==> flow/design.v <==
`timescale 1ns/1ps
module processor(a,b,instruction,clk,rst,y);
    input [31:0] a,b;
    input [31:0] instruction;
    input clk, rst;
    wire [31:0] rs1, rs2;
    output [31:0] y;
    wire [31:0] rd;
    wire [4:0] rs1_address, rs2_address, rd_address;
    wire [6:0] opcode, p;
    wire [2:0] func;
    wire [3:0] cs;
    instruction_decoder id(instruction,opcode,clk,p,func,rs1_address,rs2_address,rd_address);
    register_bank rg(a,b,rs1_address,rs2_address,rd_address,rd,rs1,rs2,rst,clk);
    controller cn(p,func,cs);
    alu ar(rs1,rs2,cs,rd,y);
endmodule
`timescale 1ns/1ps
module instruction_decoder(instruction,opcode,clk,p,func,rs1_address,rs2_address,rd_address);
    input [31:0] instruction;
    input clk;
    output reg [6:0] opcode, p;
    output reg [2:0] func;
    output reg [4:0] rs1_address, rs2_address, rd_address;
    always@(instruction) begin
        opcode = instruction[6:0];
        p = instruction[31:25];
        func = instruction[14:12];
        rs1_address = instruction[19:15];
        rs2_address = instruction[24:20];
        rd_address = instruction[11:7];
    end
endmodule
`timescale 1ns/1ps
module register_bank (a,b,rs1_address,rs2_address,rd_address,rd,rs1,rs2,rst,clk);
    input [31:0] a,b,rd;
    input [4:0] rs1_address,rs2_address,rd_address;
    input rst,clk;
    output reg [31:0] rs1,rs2;
    always@(posedge clk) begin
        if(rst==0) begin
            rs1 <= (rs1_address==rs2_address) ? b : a;
            rs2 <= b;
        end
    end
endmodule
`timescale 1ns/1ps
module controller(p,func,cs);
    input [2:0] func;
    input [6:0] p;
    output reg [3:0] cs;
    always@(func,p) begin
        cs = {p[5],func};
    end
endmodule
`timescale 1ns/1ps
module alu(rs1,rs2,cs,rd,y);
    input [3:0] cs;
    output reg [31:0] y;
    input [31:0] rs1, rs2;
    output reg [31:0] rd;
    wire signed [31:0] sA = rs1;
    wire signed [31:0] sB = rs2;
    parameter
      ADD = 4'b0000,
      SUB = 4'b1000,
      SLL = 4'b0001,
      SLT = 4'b0010,
      SLTU = 4'b0011,
      XOR = 4'b0100,
      SRL = 4'b0101,
      SRA = 4'b1101,
      OR = 4'b0110,
      AND = 4'b0111;
    always@(cs,rs1,rs2) begin
    case(cs)
        ADD: begin
            rd = rs1+rs2;
            y=rd;
        end
        SUB: begin
            rd = rs1-rs2;
            y=rd;
        end
        SLL:begin
            rd = rs1 << rs2[4:0];
            y=rd;
        end
        SLT: begin
            rd = {31'd0,(sA < sB)};
            y=rd;
        end
        SLTU: begin
            rd = {31'd0,(rs1 < rs2)};
            y=rd;
        end
        XOR: begin
            rd = rs1 ^ rs2;
            y=rd;
        end
        SRL: begin
            rd = rs1 >> rs2[4:0];
            y=rd;
        end
        SRA: begin
            rd = sA >>> rs2[4:0];
            y=rd;
        end
        OR: begin
            rd = rs1 | rs2;
            y=rd;
        end
        AND: begin
            rd = rs1 & rs2;
            y=rd;
        end
        default: begin
            rd = 0; y=rd;
        end
    endcase
    end
endmodule
Step by step through the tools: processor
Tool output for the design above, in the order of the flow.
Lines are those of the file above, counted from 1.
Operators: Yosys type, input widths -> output width; for muxes data width and select width s.
Library cell names are shortened.
A cell with - has no value.

design
  top module = processor
  clock input = clk
  cell library = sky130hd
  library corner = tt_025C_1v80

Elaborated design
Source: Yosys, flattened and elaborated, memories not mapped. Widths are those after wreduce; folded enables and synchronous resets count as part of the registers. Registers that Yosys merges into a memory's read port (data or address) are not register bits. Print and check cells do not count.

word-level totals
  output and inout port bits = 32
  cells after elaboration = 25
  bits of input ports = 98
  register bits after elaboration = 64

cells by class
  reductions and logical operators = 1
  shifts and indexed selects = 3
  $lt $le $gt $ge = 2
  equal/unequal tests = 10
  $add $sub $neg = 2
  bitwise logic cells = 3
  multiplexer cells = 2

operators with widths
  kind                number
  $pmux 32 s10        1
  $lt 32x32->1        2
  $add 32x32->32      1
  $sub 32x32->32      1
  $and 32x32->32      1
  $or 32x32->32       1
  $xor 32x32->32      1
  $shl 32x5->32       1
  $shr 32x5->32       1
  $sshr 32x5->32      1
  $mux 32             1
  $eq 4x3->1 const B  4
  $eq 4x2->1 const B  2
  $eq 4x4->1 const B  2
  $eq 5x5->1          1
  $eq 4x1->1 const B  1
  $logic_not 4->1     1

Logic depth
Depth = most cells in a row (Yosys ltp): at word level without a register or memory, in the mapped netlist without a sequential cell, where the memories' decode and read muxes count.

logic depth
  depth after elaboration = 2
  ABC_AREA = 0
  mapped depth = 14
  mapped depth without buffers = 12

Mapped cells and area
Yosys stat after the flow's synthesis: flattened, memories mapped to cells. It holds for the ABC_AREA given above (unset counts as 0); a run with the other value may have another netlist.
Totals and module areas in this step are rounded.

cell types
  type      number  area in all (um^2)
  edfxtp_1  64      1.92E+03
  ha_1      98      1.23E+03
  mux4_2    39      878.342
  a21oi_1   145     725.696
  nor2_1    189     709.43
  mux2_2    45      506.736
  o21ai_0   86      430.413
  mux2i_1   37      370.355
  inv_1     91      341.578
  nand2_1   85      319.056
  a211oi_1  34      255.245
  clkbuf_1  57      213.955
  nor3_1    41      205.197
  o221ai_1  16      140.134
  o31ai_1   18      135.13
  o211ai_1  16      120.115
  a211o_1   13      113.859
  buf_2     22      110.106

Not listed: further types 70, cells in them 296.

mapped netlist
  flip-flop cells = 64
  cell area after synthesis = 0.011 mm^2
  sequential area = 0.00192 mm^2
  buffer cells = 98
  standard cells after synthesis = 1392

By module: a second synthesis without flattening, with its own total; a netlist apart from the flattened one above.

unflattened totals
  cell total of the unflattened synthesis = 1453
  area (unflattened synthesis) = 0.0116 mm^2

Each row is one instance without its submodules.

modules
  module               seq. area (mm^2)  cells  area (mm^2)  instances
  alu                  0                 1310   0.00897      1
  register_bank        0.00192           107    0.00238      1
  instruction_decoder  0                 32     0.00024      1
  controller           0                 4      0.00003      1
  processor            0                 0      0            1

Path before layout
Path of least setup slack by OpenSTA after synthesis, without wires, with an ideal clock, recovery checks aside; 20% of the period is set as input and as output delay. Where synthesis merged equal registers, the netlist keeps one of their names.

path post-synthesis
  kind = register to output
  start = register rg.rs2[2]
  end = output y[28]
  clock period = 7.0 ns
  external output delay = 1.400 ns
  slack = 1.833 ns
  required time = 5.600 ns
  time at the first pin = 0.000 ns
  stages on the path = 15
  buffers on the path = 3
  path delay = 3.767 ns
  arrival time = 3.767 ns
  synthesis period reached = 5.167 ns

"path delay" is the arrival time less input delay plus setup time.
A path that ends at an output port has no setup time.
"stages on the path": output pins that drive a net of the path, with the launching flip-flop's if there is one; two outputs of one cell count as two.
"synthesis period reached" = period - worst setup slack (recovery checks aside). The figure is calculated, with input and output delays left at 20% of the set period.
Between the ends stands the longest chain of elaborated cells between them, by number of cells; it is not shown to be the way that was timed. Of several equally long chains one is given.
A line is the first line of the expression or statement that the cell stems from. Yosys adds cells for indexed reads and writes and turns some case tables into memories.

on the way, post-synthesis
  cells stage by stage = edfxtp_1 clkinv_1 buf_1 clkbuf_1 buf_2 ha_1 nor2b_1 o2111a_1 o31ai_1 o31a_1 o31ai_2 nor3_1 o31a_1 a211o_1 a211o_1
  cells in the longest elaborated chain = 2
  elaborated cells on any way between the ends = 6
  source lines of those cells = 6
  classes of those cells = 2 x add/sub; 3 x shift; 1 x mux

ends and longest elaborated chain, post-synthesis
  item            RTL line  source
  from (decl)     39        output reg [31:0] rs1,rs2;
  from (assign)   43        rs2 <= b;
  $sub 32x32->32  82        rd = rs1-rs2;
  $pmux 32 s10    76        case(cs)
  to (decl)       7         output [31:0] y;

Timing after layout
From the final timing report of flow run 1: the path of least setup slack in the routed layout; clock arrival at registers is part of the times.

path post-layout
  kind = input to output
  start = input instruction[12]
  end = output y[28]
  buffers on the path = 2
  time at the first pin = 2.18 ns
  input delay = 2.18 ns
  clock period = 10.9 ns
  required time = 8.72 ns
  arrival time = 6.22 ns
  external output delay = 2.18 ns
  slack = 2.50 ns
  stages on the path = 11

Between the ends stands the longest chain of elaborated cells between them, by number of cells; it is not shown to be the way that was timed. Of several equally long chains one is given.

on the way, post-layout
  cells stage by stage = clkdlybuf4s50_1 nor2b_1 and2_1 nand3_1 o21ai_0 a21oi_2 a2bb2oi_2 a2111oi_4 nor3b_1 a211o_1 clkdlybuf4s50_1
  cells in the longest elaborated chain = 2
  elaborated cells on any way between the ends = 11
  source lines of those cells = 1
  classes of those cells = 9 x eq/ne; 1 x mux; 1 x reduce/logical

ends and longest elaborated chain, post-layout
  item          RTL line  source
  from (decl)   4         input [31:0] instruction;
  $eq 4x3->1    76        case(cs)
  $pmux 32 s10  76
  to (decl)     7         output [31:0] y;

Add stored flow runs of processor

4 stored runs of processor in the flow (synthesis by Yosys, layout by OpenROAD, sky130hd cells), in arbitrary order. Constraints: input delay and output delay 20% of the set period each, output load 0.01 pF.
By "clock period reached" is meant the clock period of the run minus its worst setup slack. This is arithmetic on one report: input and output delays are still those of the set period (20% each).
"critical setup path time": the worst setup path's part of the clock period (all of it between registers, 20% less for each end at a port) less its slack. A launch clock that arrives late makes it longer, a capture clock that arrives late makes it shorter.
"total power of the final layout" rests on the timing tool's default activity at the inputs, not on a simulated workload.
Results are given in rounded form.
A setting shown as -- is not set for that run.

setting or result                          flow run 1       flow run 2          flow run 3          flow run 4
CAP_MARGIN                                 30               20                  20                  20
CELL_PAD_IN_SITES_GLOBAL_PLACEMENT         2                --                  --                  --
CORE_ASPECT_RATIO                          0.88             0.57                1.36                0.67
CORE_MARGIN                                7                2                   4                   7
CORE_UTILIZATION                           20               40                  37                  40
CTS_CLUSTER_DIAMETER                       209              --                  318                 --
PLACE_DENSITY                              0.47             --                  --                  --
SETUP_SLACK_MARGIN                         1.06             --                  --                  --
period_ns                                  10.9             5.75                4.54                11.1
SLEW_MARGIN                                20               20                  20                  15
CTS_CLUSTER_SIZE                           --               40                  23                  --
GPL_ROUTABILITY_DRIVEN                     --               0                   0                   1
HOLD_SLACK_MARGIN                          --               -0.03               --                  -0.01
TNS_END_PERCENT                            --               10                  --                  60
GPL_TIMING_DRIVEN                          --               --                  1                   0
CELL_PAD_IN_SITES_DETAIL_PLACEMENT         --               --                  --                  1
post-synthesis cell area (mm^2)            0.011            0.011               0.011               0.011
total die area (mm^2)                      0.0618           0.0289              0.0326              0.0324
std-cell area (final layout) (mm^2)        0.0132           0.0129              0.0149              0.013
worst setup slack after layout (ns)        2.50             0.028               -0.058              2.41
worst hold slack in the final report (ns)  2.40             1.36                1.15                2.42
total power of the final layout (mW)       1.50             2.77                3.78                1.52
clock period reached (ns)                  8.396            5.722               4.598               8.691
critical setup path time (ns)              4.04             4.57                3.69                6.47
type of the worst setup path               input to output  register to output  register to output  register to output
